==> flow/design.v <==
module single_stage_mult(clock, reset, 
                         product_in,  mplier_in,  mcand_in,  bmask_in,  inst_valid_in, dest_reg_in, NPC_in,
                         br_rec_en_1, br_rec_en_2, br_marker_1, br_marker_2, br_mispre_1, br_mispre_2,
                         product_out, mplier_out, mcand_out, bmask_out, inst_valid_out, dest_reg_out, NPC_out);
  input clock, reset, inst_valid_in;
  input [3:0]  bmask_in;
  input [63:0] product_in, mplier_in, mcand_in;
  input [5:0] dest_reg_in;
  input [63:0] NPC_in;
  input br_rec_en_1, br_rec_en_2;
  input [2:0] br_marker_1, br_marker_2;
  input br_mispre_1, br_mispre_2;
  output reg inst_valid_out;
  output reg [3:0]  bmask_out;
  output reg [63:0] mplier_out, mcand_out;
  output reg [5:0] dest_reg_out;
  output reg [63:0] NPC_out;
  output wire [63:0] product_out;
  reg  [63:0] prod_in_reg, partial_prod_reg;
  wire [63:0] partial_product, next_mplier, next_mcand;
  assign product_out = prod_in_reg + partial_prod_reg;
  assign partial_product = mplier_in[15:0] * mcand_in;
  assign next_mplier = {16'b0,mplier_in[63:16]};
  assign next_mcand = {mcand_in[47:0],16'b0};
  always @(posedge clock)
  begin
    prod_in_reg      <= product_in;
    partial_prod_reg <= partial_product;
    mplier_out       <= next_mplier;
    mcand_out        <= next_mcand;
  end
  reg next_inst_valid_out;
  reg [3:0] next_bmask_out;
  always@(*) begin
    next_inst_valid_out = inst_valid_in;
    next_bmask_out       = bmask_in;
    if( br_rec_en_1 & br_mispre_1 & bmask_in[br_marker_1] ) next_inst_valid_out = 0;
    else if( br_rec_en_2 & br_mispre_2 & bmask_in[br_marker_2] ) next_inst_valid_out = 0;
    if( br_rec_en_1 ) next_bmask_out[br_marker_1] = 0;
    if( br_rec_en_2 ) next_bmask_out[br_marker_2] = 0;
  end
  always@(posedge clock)
  begin
    if(reset) begin
      inst_valid_out <= 1'b0;
      bmask_out      <= 0;
      NPC_out        <= 0;
      dest_reg_out   <= 6'd31;
    end
    else begin
      inst_valid_out <= next_inst_valid_out;
      bmask_out      <= next_bmask_out;
      NPC_out        <= NPC_in;
      dest_reg_out   <= dest_reg_in;
    end
  end
endmodule
module eight_stage_mult(clock, reset,
                        mplier, mcand, bmask_in, inst_valid_in, dest_reg_in, NPC_in,
                        br_rec_en_1, br_rec_en_2, br_marker_1, br_marker_2, br_mispre_1, br_mispre_2,
                        bmask_out, product, inst_valid_out, dest_reg_out, NPC_out);
  input clock, reset, inst_valid_in;
  input [5:0] dest_reg_in;
  input [63:0] NPC_in;
  input [3:0]  bmask_in;
  input [63:0] mcand, mplier;
  input br_rec_en_1, br_rec_en_2;
  input [2:0] br_marker_1, br_marker_2;
  input br_mispre_1, br_mispre_2;
  output [3:0]  bmask_out;
  output [63:0] product;
  output inst_valid_out;
  output [5:0] dest_reg_out;
  output [63:0] NPC_out;
  wire [63:0] mcand_out, mplier_out;
  wire [(3*4) -1:0] internal_bmask;
  wire [(3*6) -1:0] internal_dest_reg;
  wire [(3*64)-1:0] internal_products, internal_mcands, internal_mpliers, internal_NPC;
  wire [(3*1)- 1:0] internal_inst_valid_outs;
  single_stage_mult mstage [3:0] 
    (.clock(clock),
     .reset(reset),
     .product_in({internal_products,64'h0}),
     .mplier_in({internal_mpliers,mplier}),
     .mcand_in({internal_mcands,mcand}),
     .bmask_in({internal_bmask, bmask_in}),
     .inst_valid_in({internal_inst_valid_outs,inst_valid_in}),
     .dest_reg_in({internal_dest_reg, dest_reg_in}),
     .NPC_in({internal_NPC, NPC_in}),
     .br_rec_en_1(br_rec_en_1),
     .br_rec_en_2(br_rec_en_2),
     .br_marker_1(br_marker_1),
     .br_marker_2(br_marker_2),
     .br_mispre_1(br_mispre_1),
     .br_mispre_2(br_mispre_2),
     .product_out({product,internal_products}),
     .mplier_out({mplier_out,internal_mpliers}),
     .mcand_out({mcand_out,internal_mcands}),
     .bmask_out({bmask_out, internal_bmask}),
     .inst_valid_out({inst_valid_out,internal_inst_valid_outs}),
     .dest_reg_out({dest_reg_out, internal_dest_reg}),
     .NPC_out({NPC_out, internal_NPC})
    );
endmodule
Hand-over note for eight_stage_mult

Reports on eight_stage_mult
Each step is given for the RTL above and for the edited RTL.
"before" refers to lines of the RTL above, "after" to lines of the edited file.
"delta" is "after" less "before", of the values as shown.
Operators: Yosys type, input widths -> output width; for muxes data width and select width s.
Cell names lack the library's common part.
{ "design": {"design": "eight_stage_mult", "clock": "clock", "cell_library": "sky130hd", "corner": "tt_025C_1v80"} }

Edit of the RTL
Unified diff, file above to edited file.
The edited RTL no longer does the same as the RTL above: the edit was made by script, with no optimisation intended.
begin of diff
@@ -42,11 +42,5 @@
   always@(posedge clock)
   begin
-    if(reset) begin
-      inst_valid_out <= 1'b0;
-      bmask_out      <= 0;
-      NPC_out        <= 0;
-      dest_reg_out   <= 6'd31;
-    end
-    else begin
+    begin
       inst_valid_out <= next_inst_valid_out;
       bmask_out      <= next_bmask_out;
end of diff

After elaboration
Yosys after proc, flatten, opt, wreduce and memory -nomap, before mapping. Enables and synchronous resets that opt folds into registers are not counted as muxes. Memory bits, and registers merged into a memory's read port (data or address), are not among the register bits. Print and check cells are not counted. Equal cells are merged and count once.
{ "op_classes": {"columns": ["element", "before", "after", "delta"], "rows": [
  ["muxes", 8, 8, 0],
  ["div", 0, 0, 0],
  ["n_cmp", 0, 0, 0],
  ["eq_ne", 0, 0, 0],
  ["shifts", 12, 12, 0],
  ["n_reduce_logical", 4, 4, 0],
  ["logic", 28, 28, 0],
  ["addsub", 5, 5, 0],
  ["mul", 4, 4, 0]
]} }
{ "op_table": {"columns": ["operator", "before", "after", "delta"], "rows": [
  ["$reduce_or 3->1", 4, 0, -4],
  ["$reduce_or 2->1", 0, 4, 4],
  ["$and 1x1->1", 10, 10, 0],
  ["$and 4x4->4", 8, 8, 0],
  ["$mux 4", 8, 8, 0],
  ["$or 4x4->4", 8, 8, 0],
  ["$shiftx 4x3->1", 8, 8, 0],
  ["$shift 1x4->4 const A", 4, 4, 0],
  ["$add 64x64->64", 3, 3, 0],
  ["$neg 3->4", 2, 2, 0],
  ["$not 4->4", 2, 2, 0],
  ["$mul 16x16->16", 1, 1, 0],
  ["$mul 16x32->32", 1, 1, 0],
  ["$mul 16x48->48", 1, 1, 0],
  ["$mul 16x64->64", 1, 1, 0]
]} }
{ "word_totals": {"columns": ["element", "before", "after", "delta"], "rows": [
  ["out_inout_bits", 139, 139, 0],
  ["clocked_rd_ports_x_width", 0, 0, 0],
  ["register_bits", 844, 844, 0],
  ["ramBits", 0, 0, 0],
  ["romBits", 0, 0, 0],
  ["latchBits", 0, 0, 0],
  ["wordCells", 90, 90, 0],
  ["inputBits", 215, 215, 0],
  ["memories", 0, 0, 0]
]} }

Logic depth
Depth = most cells in a row (Yosys ltp): at word level without a register or memory, in the mapped netlist without a sequential cell, where the memories' decode and read muxes count.
{ "depth": {"columns": ["element", "before", "after", "delta"], "rows": [
  ["depth_word", 9, 9, 0],
  ["ABC_AREA", "0", "0", null],
  ["depth_mapped", 27, 26, -1],
  ["depth_no_buf", 25, 24, -1]
]} }

Netlist
Yosys stat after the flow's synthesis: flattened, memories mapped to cells. It holds for the ABC_AREA given above (unset counts as 0); a run with the other value may have another netlist.
{ "synth_totals": {"columns": ["element", "before", "after", "delta"], "rows": [
  ["mapped_cells", 9018, 8768, -250],
  ["ff_cells", 844, 844, 0],
  ["sequential_area_um2", 16896.2, 16896.2, 0.0],
  ["buffers", 453, 422, -31],
  ["synth_area_um2", 84775.1, 83297.4, -1477.7]
]} }
{ "types": {"columns": ["type", "before", "after", "delta"], "rows": [
  ["nor2b_1", 296, 30, -266],
  ["clkbuf_1", 398, 364, -34],
  ["and2_1", 658, 687, 29],
  ["o21ai_0", 74, 102, 28],
  ["or2_2", 28, 9, -19],
  ["nand2_1", 1542, 1526, -16],
  ["a21oi_1", 195, 208, 13],
  ["nor3_1", 24, 36, 12],
  ["o21ai_1", 28, 17, -11],
  ["and3_1", 15, 26, 11],
  ["o31ai_1", 6, 15, 9],
  ["nand3_1", 38, 46, 8],
  ["xor2_1", 91, 84, -7],
  ["o21a_1", 32, 39, 7],
  ["nand4_1", 30, 23, -7],
  ["o211ai_1", 9, 16, 7],
  ["xnor2_1", 248, 242, -6],
  ["nor2_1", 133, 127, -6]
]} }
Not every row of either side is listed.
The figures by module come from a second, unflattened synthesis with its own total; it is not the netlist above.
{ "unflattened": {"columns": ["element", "before", "after", "delta"], "rows": [
  ["cells_unflattened", 16393, 15953, -440],
  ["hier_area_um2", 149482.1, 146123.9, -3358.2]
]} }
Rows give one instance, submodules left out.
{ "by_module_before": {"columns": ["module", "instances", "cells", "seq_area_um2", "area_um2"], "rows": [
  ["single_stage_mult", 4, 4098, 5985.7, 37369.6],
  ["eight_stage_mult", 1, 1, 0.0, 3.8]
]} }
{ "by_module_after": {"columns": ["module", "instances", "cells", "seq_area_um2", "area_um2"], "rows": [
  ["single_stage_mult", 4, 3988, 5985.7, 36530.0],
  ["eight_stage_mult", 1, 1, 0.0, 3.8]
]} }

Path before layout
Source: OpenSTA report_checks on the synthesized netlist (no wires, ideal clock, input and output delay 20% of the period each), path of least setup slack; recovery checks are left aside. Register names are those of the netlist, which keeps one name where synthesis merged equal registers.
{ "synth_timing": {"columns": ["element", "before", "after", "delta"], "rows": [
  ["path_type", "input-to-reg", "input-to-reg", null],
  ["start", "input mplier[7]", "input mplier[1]", null],
  ["end", "register mstage[0].partial_prod_reg[63]", "register mstage[0].partial_prod_reg[63]", null],
  ["arrival_ns", 8.083, 7.891, -0.192],
  ["path_delay_ns", 6.401, 6.211, -0.190],
  ["driving_pins", 26, 26, 0],
  ["slack_ns", 0.799, 0.989, 0.190],
  ["n_path_buf", 2, 3, 1],
  ["clock_period_ns", 9.0, 9.0, 0.0],
  ["in_delay_ns", 1.800, 1.800, 0.000],
  ["setup_ns", 0.118, 0.120, 0.002],
  ["t_required_ns", 8.882, 8.880, -0.002],
  ["launch_ns", 1.800, 1.800, 0.000],
  ["synth_period_reached_ns", 8.201, 8.011, -0.190]
]} }
"path_delay_ns" = arrival - input delay + setup time.
"driving_pins" counts driving pins, that of a launching flip-flop among them; a cell with two outputs on the path counts twice.
"synth_period_reached_ns" is the clock period less the worst setup slack; recovery checks do not enter. This is arithmetic on one report: input and output delays are still those of the set period (20% each).
Between the ends stands the longest chain of elaborated cells between them, by number of cells; it is not shown to be the way that was timed. Of several equally long chains one is given.
Each line given opens the expression or statement behind the cell; cells for indexed reads and writes are added by Yosys, which also makes memories of some case tables.
{ "synth_via_before": {"path_cell_list": "clkbuf_1 clkbuf_1 nand2_1 fa_1 inv_1 fa_1 inv_1 fa_1 inv_1 fa_1 fa_1 inv_1 fa_1 inv_1 ha_1 a211oi_1 nor2_1 o41a_1 nor4_2 a21oi_1 o21a_1 a311oi_2 o31a_1 o21ai_1 a21oi_2 xnor2_1", "elab_chain_len": 1, "cells_between": 1, "lines_between": 1, "classes_between": "1 x mul"} }
{ "synth_lines_before": {"columns": ["element", "line_no", "source"], "rows": [
  ["start, declared", 66, "input [63:0] mcand, mplier;"],
  ["$mul 16x64->64", 22, null],
  ["end, assigned", 28, null],
  ["end, declared", 19, "reg  [63:0] prod_in_reg, partial_prod_reg;"]
]} }
{ "synth_via_after": {"path_cell_list": "clkbuf_1 clkbuf_1 nand2_1 fa_1 inv_1 fa_1 inv_1 fa_1 inv_1 fa_1 fa_1 inv_1 fa_1 inv_1 ha_1 clkbuf_1 a21oi_1 o21ai_0 a21o_1 a221o_1 a21o_1 a211o_1 a31o_1 a21oi_1 o21ai_1 xnor2_1", "elab_chain_len": 1, "cells_between": 1, "lines_between": 1, "classes_between": "1 x mul"} }
{ "synth_lines_after": {"columns": ["element", "line_no", "source"], "rows": [
  ["start, declared", 60, "input [63:0] mcand, mplier;"],
  ["$mul 16x64->64", 22, null],
  ["end, assigned", 28, null],
  ["end, declared", 19, "reg  [63:0] prod_in_reg, partial_prod_reg;"]
]} }

Path in the finished layout
Path of least setup slack in the final report of each run of set A (OpenROAD, finished layout, wires in). Where an end is a register, its clock arrival counts in the times.
{ "layout_timing": {"columns": ["element", "before", "after", "delta"], "rows": [
  ["path_type", "input-to-reg", "input-to-reg", null],
  ["start", "input mcand[18]", "input mcand[9]", null],
  ["end", "register mstage[0].partial_prod_reg[62]", "register mstage[0].partial_prod_reg[58]", null],
  ["launch_ns", 1.80, 1.80, 0.00],
  ["clock_period_ns", 9.0, 9.0, 0.0],
  ["in_delay_ns", 1.80, 1.80, 0.00],
  ["arrival_ns", 9.06, 9.05, -0.01],
  ["n_path_buf", 6, 6, 0],
  ["setup_ns", 0.07, 0.07, 0.00],
  ["driving_pins", 27, 27, 0],
  ["slack_ns", 0.63, 0.60, -0.03],
  ["t_required_ns", 9.69, 9.65, -0.04]
]} }
Between the ends stands the longest chain of elaborated cells between them, by number of cells; it is not shown to be the way that was timed. Of several equally long chains one is given.
{ "layout_via_before": {"path_cell_list": "clkdlybuf4s50_1 buf_4 nand2_1 fa_1 inv_1 fa_1 fa_1 fa_1 fa_1 inv_1 fa_1 inv_1 ha_1 nand4_1 or2_1 nor3_1 buf_4 o211ai_1 buf_4 nor4b_1 buf_4 o21a_1 nor3_1 buf_4 nor2_1 o21ai_1 xor2_1", "elab_chain_len": 1, "cells_between": 1, "lines_between": 1, "classes_between": "1 x mul"} }
{ "layout_lines_before": {"columns": ["element", "line_no", "source"], "rows": [
  ["start, declared", 66, "input [63:0] mcand, mplier;"],
  ["$mul 16x64->64", 22, null],
  ["end, assigned", 28, null],
  ["end, declared", 19, "reg  [63:0] prod_in_reg, partial_prod_reg;"]
]} }
{ "layout_via_after": {"path_cell_list": "clkdlybuf4s50_1 buf_12 and2_1 fa_1 inv_1 fa_1 fa_1 inv_1 fa_1 fa_1 inv_1 fa_1 inv_1 ha_1 a211oi_1 a21oi_1 a21oi_1 buf_4 o31ai_1 a211oi_1 buf_4 nor3_1 buf_4 nor3_1 buf_4 o41ai_1 xor2_1", "elab_chain_len": 1, "cells_between": 1, "lines_between": 1, "classes_between": "1 x mul"} }
{ "layout_lines_after": {"columns": ["element", "line_no", "source"], "rows": [
  ["start, declared", 60, "input [63:0] mcand, mplier;"],
  ["$mul 16x64->64", 22, null],
  ["end, assigned", 28, null],
  ["end, declared", 19, "reg  [63:0] prod_in_reg, partial_prod_reg;"]
]} }

Measured runs
Runs of the flow (Yosys, OpenROAD) on both versions; the two runs of a pair have the same settings. The constraints put input and output delay at 20% of the set period each and load the outputs with 0.01 pF.
{ "flow_settings_set_A": {"CORE_UTILIZATION": 40, "PLACE_DENSITY": 0.6, "period_ns": 9.0, "CAP_MARGIN": 20, "CORE_MARGIN": 2, "SLEW_MARGIN": 20} }
{ "measured_set_A": {"columns": ["element", "before", "after", "delta"], "rows": [
  ["util_pct", 45.5, 45.7, 0.2],
  ["hold_worst_slack_ns", 0.292, 0.282, -0.010],
  ["dieArea_um2", 215635.0, 211908.0, -3727.0],
  ["final_setup_ws_ns", 0.626, 0.600, -0.026],
  ["period_less_ws_ns", 8.374, 8.400, 0.026],
  ["total_negative_slack_ns", 0.000, 0.000, 0.000],
  ["synth_area_um2", 84775.1, 83297.4, -1477.7]
]} }
{ "flow_settings_set_B": {"ABC_AREA": 0, "CELL_PAD_IN_SITES_DETAIL_PLACEMENT": 0, "CORE_UTILIZATION": 56, "CTS_CLUSTER_SIZE": 14, "GPL_TIMING_DRIVEN": 1, "MIN_ROUTING_LAYER": "met1", "PLACE_DENSITY": 0.64, "SETUP_SLACK_MARGIN": 0.58, "SLEW_MARGIN": 15, "period_ns": 6.29, "CAP_MARGIN": 20, "CORE_MARGIN": 2} }
{ "measured_set_B": {"columns": ["element", "before", "after", "delta"], "rows": [
  ["util_pct", 71.7, 70.5, -1.2],
  ["hold_worst_slack_ns", 0.276, 0.296, 0.020],
  ["dieArea_um2", 154512.0, 151847.0, -2665.0],
  ["final_setup_ws_ns", -0.533, -0.484, 0.049],
  ["period_less_ws_ns", 6.823, 6.774, -0.049],
  ["total_negative_slack_ns", -11.171, -11.327, -0.156],
  ["synth_area_um2", 84775.1, 83297.4, -1477.7]
]} }
"period_less_ws_ns" means the clock period less the worst setup slack. The figure is calculated, with input and output delays left at 20% of the set period.

End of note.
